==> flow/design.v <==
module compare_and_exchange(
    input [31:0] i1,
    input [31:0] i2,
    input dir,
    input clk,
    input reset,
    input enable,
    output [31:0] o1,
    output  [31:0] o2
    );
    reg [31:0]r1;
    reg [31:0]r2;
   always @(posedge clk)
   begin
   if(reset==0)
   begin
           if(enable==1)
            begin
                 if(dir==1)
                     begin
                        if (i1<i2)
                            begin
                                 r1 <= i1;
                                 r2 <= i2;
                            end
                        else
                             begin
                                 r1 <= i2;
                                 r2 <= i1;
                             end
                       end
                 else if(dir==0)  
                     begin
                        if (i1>i2)
                            begin
                             r1 <= i1;
                             r2 <= i2;
                            end
                        else
                             begin
                                 r1 <= i2;
                                 r2 <= i1;
                              end
                      end
            end
    else if (reset==1)
    begin
    r1<=32'b0;
    r2<=32'b0;
    end
    end
    end
    assign o2=r2; 
  assign o1=r1;
endmodule
module BM4_CAE(
    input [31:0] i1,
    input [31:0] i2,
    input [31:0] i3,
    input [31:0] i4,
    input dir1,
    input dir2,
    input dir3,
    input clk,
    input reset,
    input enable,
    output [31:0] o1,
    output [31:0] o2,
    output [31:0] o3,
    output [31:0] o4
    );
    wire [31:0]r1,r2,r3,r4,r5,r6,r7,r8,r9,r10,r11,r12,r13,r14;
           compare_and_exchange cae1(i1[31:0],i2[31:0],dir1,clk,reset,enable,r1,r2);
           compare_and_exchange cae2(i3[31:0],i4[31:0],dir1,clk,reset,enable,r3,r4);
           compare_and_exchange cae3(r1[31:0],r4[31:0],dir2,clk,reset,enable,r5,r8);
           compare_and_exchange cae4(r2[31:0],r3[31:0],dir2,clk,reset,enable,r6,r7);
           compare_and_exchange cae5(r5[31:0],r6[31:0],dir3,clk,reset,enable,r11,r13);
           compare_and_exchange cae6(r7[31:0],r8[31:0],dir3,clk,reset,enable,r12,r14); 
           assign o1=r11;
           assign o2=r12;
           assign o3=r13;
           assign o4=r14;
    endmodule
module BM8_CAE(
        input [31:0] i1,
        input [31:0] i2,
        input [31:0] i3,
        input [31:0] i4,
        input [31:0] i5,
        input [31:0] i6,
        input [31:0] i7,
        input [31:0] i8,
        input dir1,
        input dir2,
        input dir3,
        input clk,
        input reset,
        input enable,
        output [31:0] o1,
        output [31:0] o2,
        output [31:0] o3,
        output [31:0] o4,
        output [31:0] o5,
        output [31:0] o6,
        output [31:0] o7,
        output [31:0] o8
        );
      wire [31:0] r1,r2 ,r3,r4,r5,r6,r7,r8,r9,r10,r11,r12,r13,r14,r15,r16,r17,r18,r19,r20,r21,r22,r23,r24;   
         compare_and_exchange cae1(i1[31:0],i8[31:0],dir1,clk,reset,enable,r1,r8);
         compare_and_exchange cae2(i2[31:0],i7[31:0],dir1,clk,reset,enable,r2,r7);
         compare_and_exchange cae3(i3[31:0],i6[31:0],dir1,clk,reset,enable,r3,r6);
         compare_and_exchange cae4(i4[31:0],i5[31:0],dir1,clk,reset,enable,r4,r5);
         compare_and_exchange cae6(r1[31:0],r2[31:0],dir2,clk,reset,enable,r9,r10); 
         compare_and_exchange cae7(r3[31:0],r4[31:0],dir2,clk,reset,enable,r11,r12); 
         compare_and_exchange cae8(r5[31:0],r6[31:0],dir2,clk,reset,enable,r13,r14);
         compare_and_exchange cae9(r7[31:0],r8[31:0],dir2,clk,reset,enable,r15,r16);
         compare_and_exchange cae10(r9[31:0],r11[31:0],dir3,clk,reset,enable,r17,r18); 
         compare_and_exchange cae11(r10[31:0],r12[31:0],dir3,clk,reset,enable,r19,r20);
         compare_and_exchange cae12(r13[31:0],r15[31:0],dir3,clk,reset,enable,r21,r22); 
         compare_and_exchange cae13(r14[31:0],r16[31:0],dir3,clk,reset,enable,r23,r24);  
        assign o1=r17;
        assign o2=r18;
        assign o3=r19;
        assign o4=r20;
        assign o5=r21;
        assign o6=r22;
        assign o7=r23;
        assign o8=r24;
      endmodule
module full_CAE(
input [31:0] i1,
input [31:0] i2,
input [31:0] i3,
input [31:0] i4,
input [31:0] i5,
input [31:0] i6,
input [31:0] i7,
input [31:0] i8,
input dir,
input clk,
input reset,
input enable,
output [31:0] o1,
output [31:0] o2,
output [31:0] o3,
output [31:0] o4,
output [31:0] o5,
output [31:0] o6,
output [31:0] o7,
output [31:0] o8
);
wire [31:0] r1,r2 ,r3,r4,r5,r6,r7,r8,r9,r10,r11,r12,r13,r14,r15,r16,r17,r18,r19,r20,r21,r22,r23,r24;
reg [6:1] dq;
always @(posedge clk)
begin
    if (reset==0 && enable==1)
        dq <= {dq[5:1], dir};
end
compare_and_exchange cae1(i1[31:0],i2[31:0],dir,clk,reset,enable,r1,r2);
compare_and_exchange cae2(i3[31:0],i4[31:0],dir,clk,reset,enable,r3,r4);
compare_and_exchange cae3(i5[31:0],i6[31:0],dir,clk,reset,enable,r5,r6);
compare_and_exchange cae4(i7[31:0],i8[31:0],dir,clk,reset,enable,r7,r8);
BM4_CAE a1(r1,r2,r3,r4,dq[1],dq[2],dq[3],clk,reset,enable,r9,r10,r11,r12);
BM4_CAE a2(r5,r6,r7,r8,dq[1],dq[2],dq[3],clk,reset,enable,r13,r14,r15,r16);
BM8_CAE a3(r9,r10,r11,r12,r13,r14,r15,r16,dq[4],dq[5],dq[6],clk,reset,enable,r17,r18,r19,r20,r21,r22,r23,r24);
assign o1=r17;
assign o2=r18;
assign o3=r19;
assign o4=r20;
assign o5=r21;
assign o6=r22;
assign o7=r23;
assign o8=r24;
endmodule
# [Reports on full_CAE]
# Each step is given for the RTL above and for the edited RTL.
# Lines under "orig" count in the file above, lines under "edited" in the edited file.
# "change": "edited" minus "orig" as printed here.
# Library cell names are shortened.
# The mark -- stands for no value.
[setup] design="full_CAE" clock="clk" library="sky130hd" pvt_corner="tt_025C_1v80"

# [The edit]
# Unified diff, file above to edited file.
# This change comes from a script, not from a designer. The edited design behaves differently; no optimisation was intended.
# begin of diff
@@ -125,5 +125,7 @@
         assign o5=r21;
         assign o6=r22;
-        assign o7=r23;
+        reg [31:0] o7_s1;
+        always @(posedge clk) o7_s1 <=r23;
+        assign o7 = o7_s1;
         assign o8=r24;
       endmodule
# end of diff

# [After elaboration]
# Counts by Yosys on the flattened word-level netlist (proc, flatten, opt, wreduce; memories kept). Register bits leave out memories and registers merged into their read ports (data or address). Print and check cells are left out. Cells with the same type and inputs are merged into one.
[word_totals] element="reg_bits" orig=1798 edited=1830 change=32
[word_totals] element="out_inout_bits" orig=256 edited=256 change=0
[classes] element="n_reduce_logical" orig=2 edited=2 change=0
[classes] element="n_logic" orig=1 edited=1 change=0
[classes] element="compare" orig=56 edited=56 change=0
[classes] element="n_mux" orig=224 edited=224 change=0
[ops] op="two-way mux 32 bit" orig=224 edited=224 change=0
[ops] op="> comparator 32 bit" orig=28 edited=28 change=0
[ops] op="< comparator 32 bit" orig=28 edited=28 change=0
[ops] op="logical AND 1 bit" orig=1 edited=1 change=0
[ops] op="NOT 1 bit" orig=1 edited=1 change=0
[ops] op="AND reduction 2 bit" orig=1 edited=1 change=0

# [Logic depth]
# Longest topological path by Yosys (ltp), each cell counted once; first at word level (registers and memories cut), then after technology mapping (sequential cells cut; the memories' decode and read muxes count).
[logic_depth] element="ltp_word" orig=4 edited=4 change=0
[logic_depth] element="ABC_AREA" orig="0" edited="0"
[logic_depth] element="mapped_depth" orig=13 edited=13 change=0
[logic_depth] element="depth_no_buf" orig=10 edited=10 change=0

# [Synthesis result]
# Yosys stat after the flow's synthesis: flattened, memories mapped to cells. It holds for the ABC_AREA given above (unset counts as 0); a run with the other value may have another netlist.
[by_type] cell_type="dfxtp_1" orig=0 edited=32 change=32
[by_type] cell_type="edfxtp_1" orig=1798 edited=1798 change=0
[by_type] cell_type="mux2_2" orig=1523 edited=1523 change=0
[by_type] cell_type="inv_1" orig=907 edited=907 change=0
[by_type] cell_type="ha_1" orig=896 edited=896 change=0
[by_type] cell_type="a21oi_1" orig=294 edited=294 change=0
[by_type] cell_type="nand2_1" orig=238 edited=238 change=0
[by_type] cell_type="nand4_1" orig=173 edited=173 change=0
[by_type] cell_type="a21o_1" orig=166 edited=166 change=0
[by_type] cell_type="o21ai_0" orig=163 edited=163 change=0
[by_type] cell_type="nor2_1" orig=132 edited=132 change=0
[by_type] cell_type="buf_2" orig=87 edited=87 change=0
[by_type] cell_type="buf_6" orig=79 edited=79 change=0
[by_type] cell_type="mux2_4" orig=75 edited=75 change=0
[by_type] cell_type="a22oi_1" orig=69 edited=69 change=0
[by_type] cell_type="a221o_1" orig=64 edited=64 change=0
[by_type] cell_type="a221oi_1" orig=56 edited=56 change=0
[by_type] cell_type="nand3_1" orig=48 edited=48 change=0
# Not every row of either side is listed.
[synth_totals] element="cell_count" orig=7236 edited=7268 change=32
[synth_totals] element="ffs" orig=1798 edited=1830 change=32
[synth_totals] element="buffers" orig=225 edited=225 change=0
[synth_totals] element="area_um2" orig=99753.2 edited=100393.8 change=640.6
# By module: a second synthesis without flattening, with its own total; a netlist apart from the flattened one above.
[unflattened] element="cells_unflattened" orig=7147 edited=7179 change=32
[unflattened] element="area_unflattened_um2" orig=100985.6 edited=101626.2 change=640.6
# Rows give one instance, submodules left out.
[modules_orig] mod="compare_and_exchange" area_um2=3599.7 cells=255 instances=28
[modules_orig] mod="full_CAE" area_um2=193.9 cells=7 instances=1
[modules_orig] mod="BM4_CAE" area_um2=0.0 cells=0 instances=2
[modules_orig] mod="BM8_CAE" area_um2=0.0 cells=0 instances=1
[modules_edited] mod="compare_and_exchange" area_um2=3599.7 cells=255 instances=28
[modules_edited] mod="BM8_CAE" area_um2=640.6 cells=32 instances=1
[modules_edited] mod="full_CAE" area_um2=193.9 cells=7 instances=1
[modules_edited] mod="BM4_CAE" area_um2=0.0 cells=0 instances=2

# [Path before layout]
# Source: OpenSTA report_checks on the synthesized netlist (no wires, ideal clock, input and output delay 20% of the period each), path of least setup slack; recovery checks are left aside. Register names are those of the netlist, which keeps one name where synthesis merged equal registers.
[synth_path] element="path_type" orig="in2reg" edited="in2reg"
[synth_path] element="start" orig="input reset" edited="input reset"
[synth_path] element="end" orig="register a1.cae1.r1[0]" edited="register a1.cae1.r1[0]"
[synth_path] element="setup_slack_ns" orig=-79.905 edited=-79.905 change=0.000
[synth_path] element="delay_ns" orig=83.505 edited=83.505 change=0.000
[synth_path] element="arrival_ns" orig=80.139 edited=80.139 change=0.000
[synth_path] element="clock_period_ns" orig=4.5 edited=4.5 change=0.0
[synth_path] element="stages" orig=1 edited=1 change=0
[synth_path] element="n_path_buf" orig=0 edited=0 change=0
[synth_path] element="setup_time_ns" orig=4.266 edited=4.266 change=0.000
[synth_path] element="synth_period_reached_ns" orig=84.405 edited=84.405 change=0.000
# "delay_ns" is the arrival time less input delay plus setup time.
# "stages" counts driving pins, that of a launching flip-flop among them; a cell with two outputs on the path counts twice.
# "synth_period_reached_ns" = period - worst setup slack (recovery checks aside). The figure is calculated, with input and output delays left at 20% of the set period.
# Between the ends stands the longest chain of elaborated cells between them, by number of cells; it is not shown to be the way that was timed. Of several equally long chains one is given.
# A line is the first line of the expression or statement that the cell stems from. Yosys adds cells for indexed reads and writes and turns some case tables into memories.
# At most two assigning lines are given for a register; there are more.
[synth_between_orig] path_cell_list="nor2b_1" elab_chain_len=2 cone_cells=2 classes_between="1 x logic; 1 x reduce/logical"
[synth_rtl_orig] element="start: declaration" line_no=141 text="input reset,"
[synth_rtl_orig] element="NOT 1 bit"
[synth_rtl_orig] element="AND reduction 2 bit"
[synth_rtl_orig] element="end: assignment" line_no=23 text="r1 <= i1;"
[synth_rtl_orig] element="end: assignment" line_no=28 text="r1 <= i2;"
[synth_rtl_orig] element="end: declaration" line_no=11 text="reg [31:0]r1;"
[synth_between_edited] path_cell_list="nor2b_1" elab_chain_len=2 cone_cells=2 classes_between="1 x logic; 1 x reduce/logical"
[synth_rtl_edited] element="start: declaration" line_no=143 text="input reset,"
[synth_rtl_edited] element="NOT 1 bit"
[synth_rtl_edited] element="AND reduction 2 bit"
[synth_rtl_edited] element="end: assignment" line_no=23 text="r1 <= i1;"
[synth_rtl_edited] element="end: assignment" line_no=28 text="r1 <= i2;"
[synth_rtl_edited] element="end: declaration" line_no=11 text="reg [31:0]r1;"

# [Worst path after layout]
# From the final timing report of the runs of pair A: the path of least setup slack in the routed layout; clock arrival at registers is part of the times.
[layout_path] element="path_type" orig="in2reg" edited="reg2reg"
[layout_path] element="start" orig="input i6[5]" edited="register a2.cae4.r1[5]"
[layout_path] element="end" orig="register cae3.r2[24]" edited="register a2.cae5.r2[6]"
[layout_path] element="clock_period_ns" orig=4.02 edited=4.02 change=0.00
[layout_path] element="stages" orig=13 edited=14 change=1
[layout_path] element="n_path_buf" orig=3 edited=3 change=0
[layout_path] element="setup_time_ns" orig=0.25 edited=0.27 change=0.02
[layout_path] element="setup_slack_ns" orig=0.22 edited=0.19 change=-0.03
[layout_path] element="arrival_ns" orig=4.37 edited=4.40 change=0.03
# Between the ends stands the longest chain of elaborated cells between them, by number of cells; it is not shown to be the way that was timed. Of several equally long chains one is given.
# At most two assigning lines are given for a register; there are more.
[layout_between_orig] path_cell_list="clkdlybuf4s50_1 inv_1 ha_1 a21o_1 nand3_1 a21oi_1 a2111oi_0 buf_4 o21ai_0 a211oi_2 mux2i_4 buf_12 mux2_2" elab_chain_len=4 cone_cells=6 lines_between=4 classes_between="2 x compare; 4 x mux"
[layout_rtl_orig] element="start: declaration" line_no=136 text="input [31:0] i6,"
[layout_rtl_orig] element="> comparator 32 bit" line_no=34 text="if (i1>i2)"
[layout_rtl_orig] element="two-way mux 32 bit" line_no=34
[layout_rtl_orig] element="two-way mux 32 bit" line_no=19 text="if(dir==1)"
[layout_rtl_orig] element="two-way mux 32 bit" line_no=17 text="if(enable==1)"
[layout_rtl_orig] element="end: assignment" line_no=24 text="r2 <= i2;"
[layout_rtl_orig] element="end: assignment" line_no=29 text="r2 <= i1;"
[layout_rtl_orig] element="end: declaration" line_no=12 text="reg [31:0]r2;"
[layout_between_edited] path_cell_list="edfxtp_1 inv_1 ha_1 a21o_1 nand3_1 a21oi_1 a2111oi_1 buf_4 o21ai_0 buf_4 a211oi_2 mux2i_4 buf_12 mux2_2" elab_chain_len=4 cone_cells=6 lines_between=4 classes_between="2 x compare; 4 x mux"
[layout_rtl_edited] element="start: declaration" line_no=11 text="reg [31:0]r1;"
[layout_rtl_edited] element="start: assignment" line_no=23 text="r1 <= i1;"
[layout_rtl_edited] element="start: assignment" line_no=28 text="r1 <= i2;"
[layout_rtl_edited] element="> comparator 32 bit" line_no=34 text="if (i1>i2)"
[layout_rtl_edited] element="two-way mux 32 bit" line_no=34
[layout_rtl_edited] element="two-way mux 32 bit" line_no=19 text="if(dir==1)"
[layout_rtl_edited] element="two-way mux 32 bit" line_no=17 text="if(enable==1)"
[layout_rtl_edited] element="end: assignment" line_no=24 text="r2 <= i2;"
[layout_rtl_edited] element="end: assignment" line_no=29 text="r2 <= i1;"
[layout_rtl_edited] element="end: declaration" line_no=12 text="reg [31:0]r2;"

# [Flow runs]
# Runs of the flow (Yosys, OpenROAD) on both versions; the two runs of a pair have the same settings. The constraints put input and output delay at 20% of the set period each and load the outputs with 0.01 pF.
[settings_pair_A] CORE_UTILIZATION=45 period_ns=4.02 CAP_MARGIN=20 CORE_MARGIN=2 SLEW_MARGIN=20
[measured_pair_A] element="achievedPeriod_ns" orig=3.797 edited=3.830 change=0.033
[measured_pair_A] element="final_hold_ws_ns" orig=0.594 edited=0.339 change=-0.255
[measured_pair_A] element="final_util_pct" orig=53.1 edited=53.1 change=0.0
[measured_pair_A] element="setup_ws_ns" orig=0.223 edited=0.190 change=-0.033
[measured_pair_A] element="final_cell_area_um2" orig=116891.0 edited=118022.0 change=1131.0
[measured_pair_A] element="die_um2" orig=225454.0 edited=226890.0 change=1436.0
[measured_pair_A] element="tns_ns" orig=0.000 edited=0.000 change=0.000
[measured_pair_A] element="ys_area_um2" orig=99753.2 edited=100393.8 change=640.6
# "achievedPeriod_ns" is the run's clock period less its worst setup slack. It is reckoned from that one timing run; input and output delays stay at 20% of the period that was set.
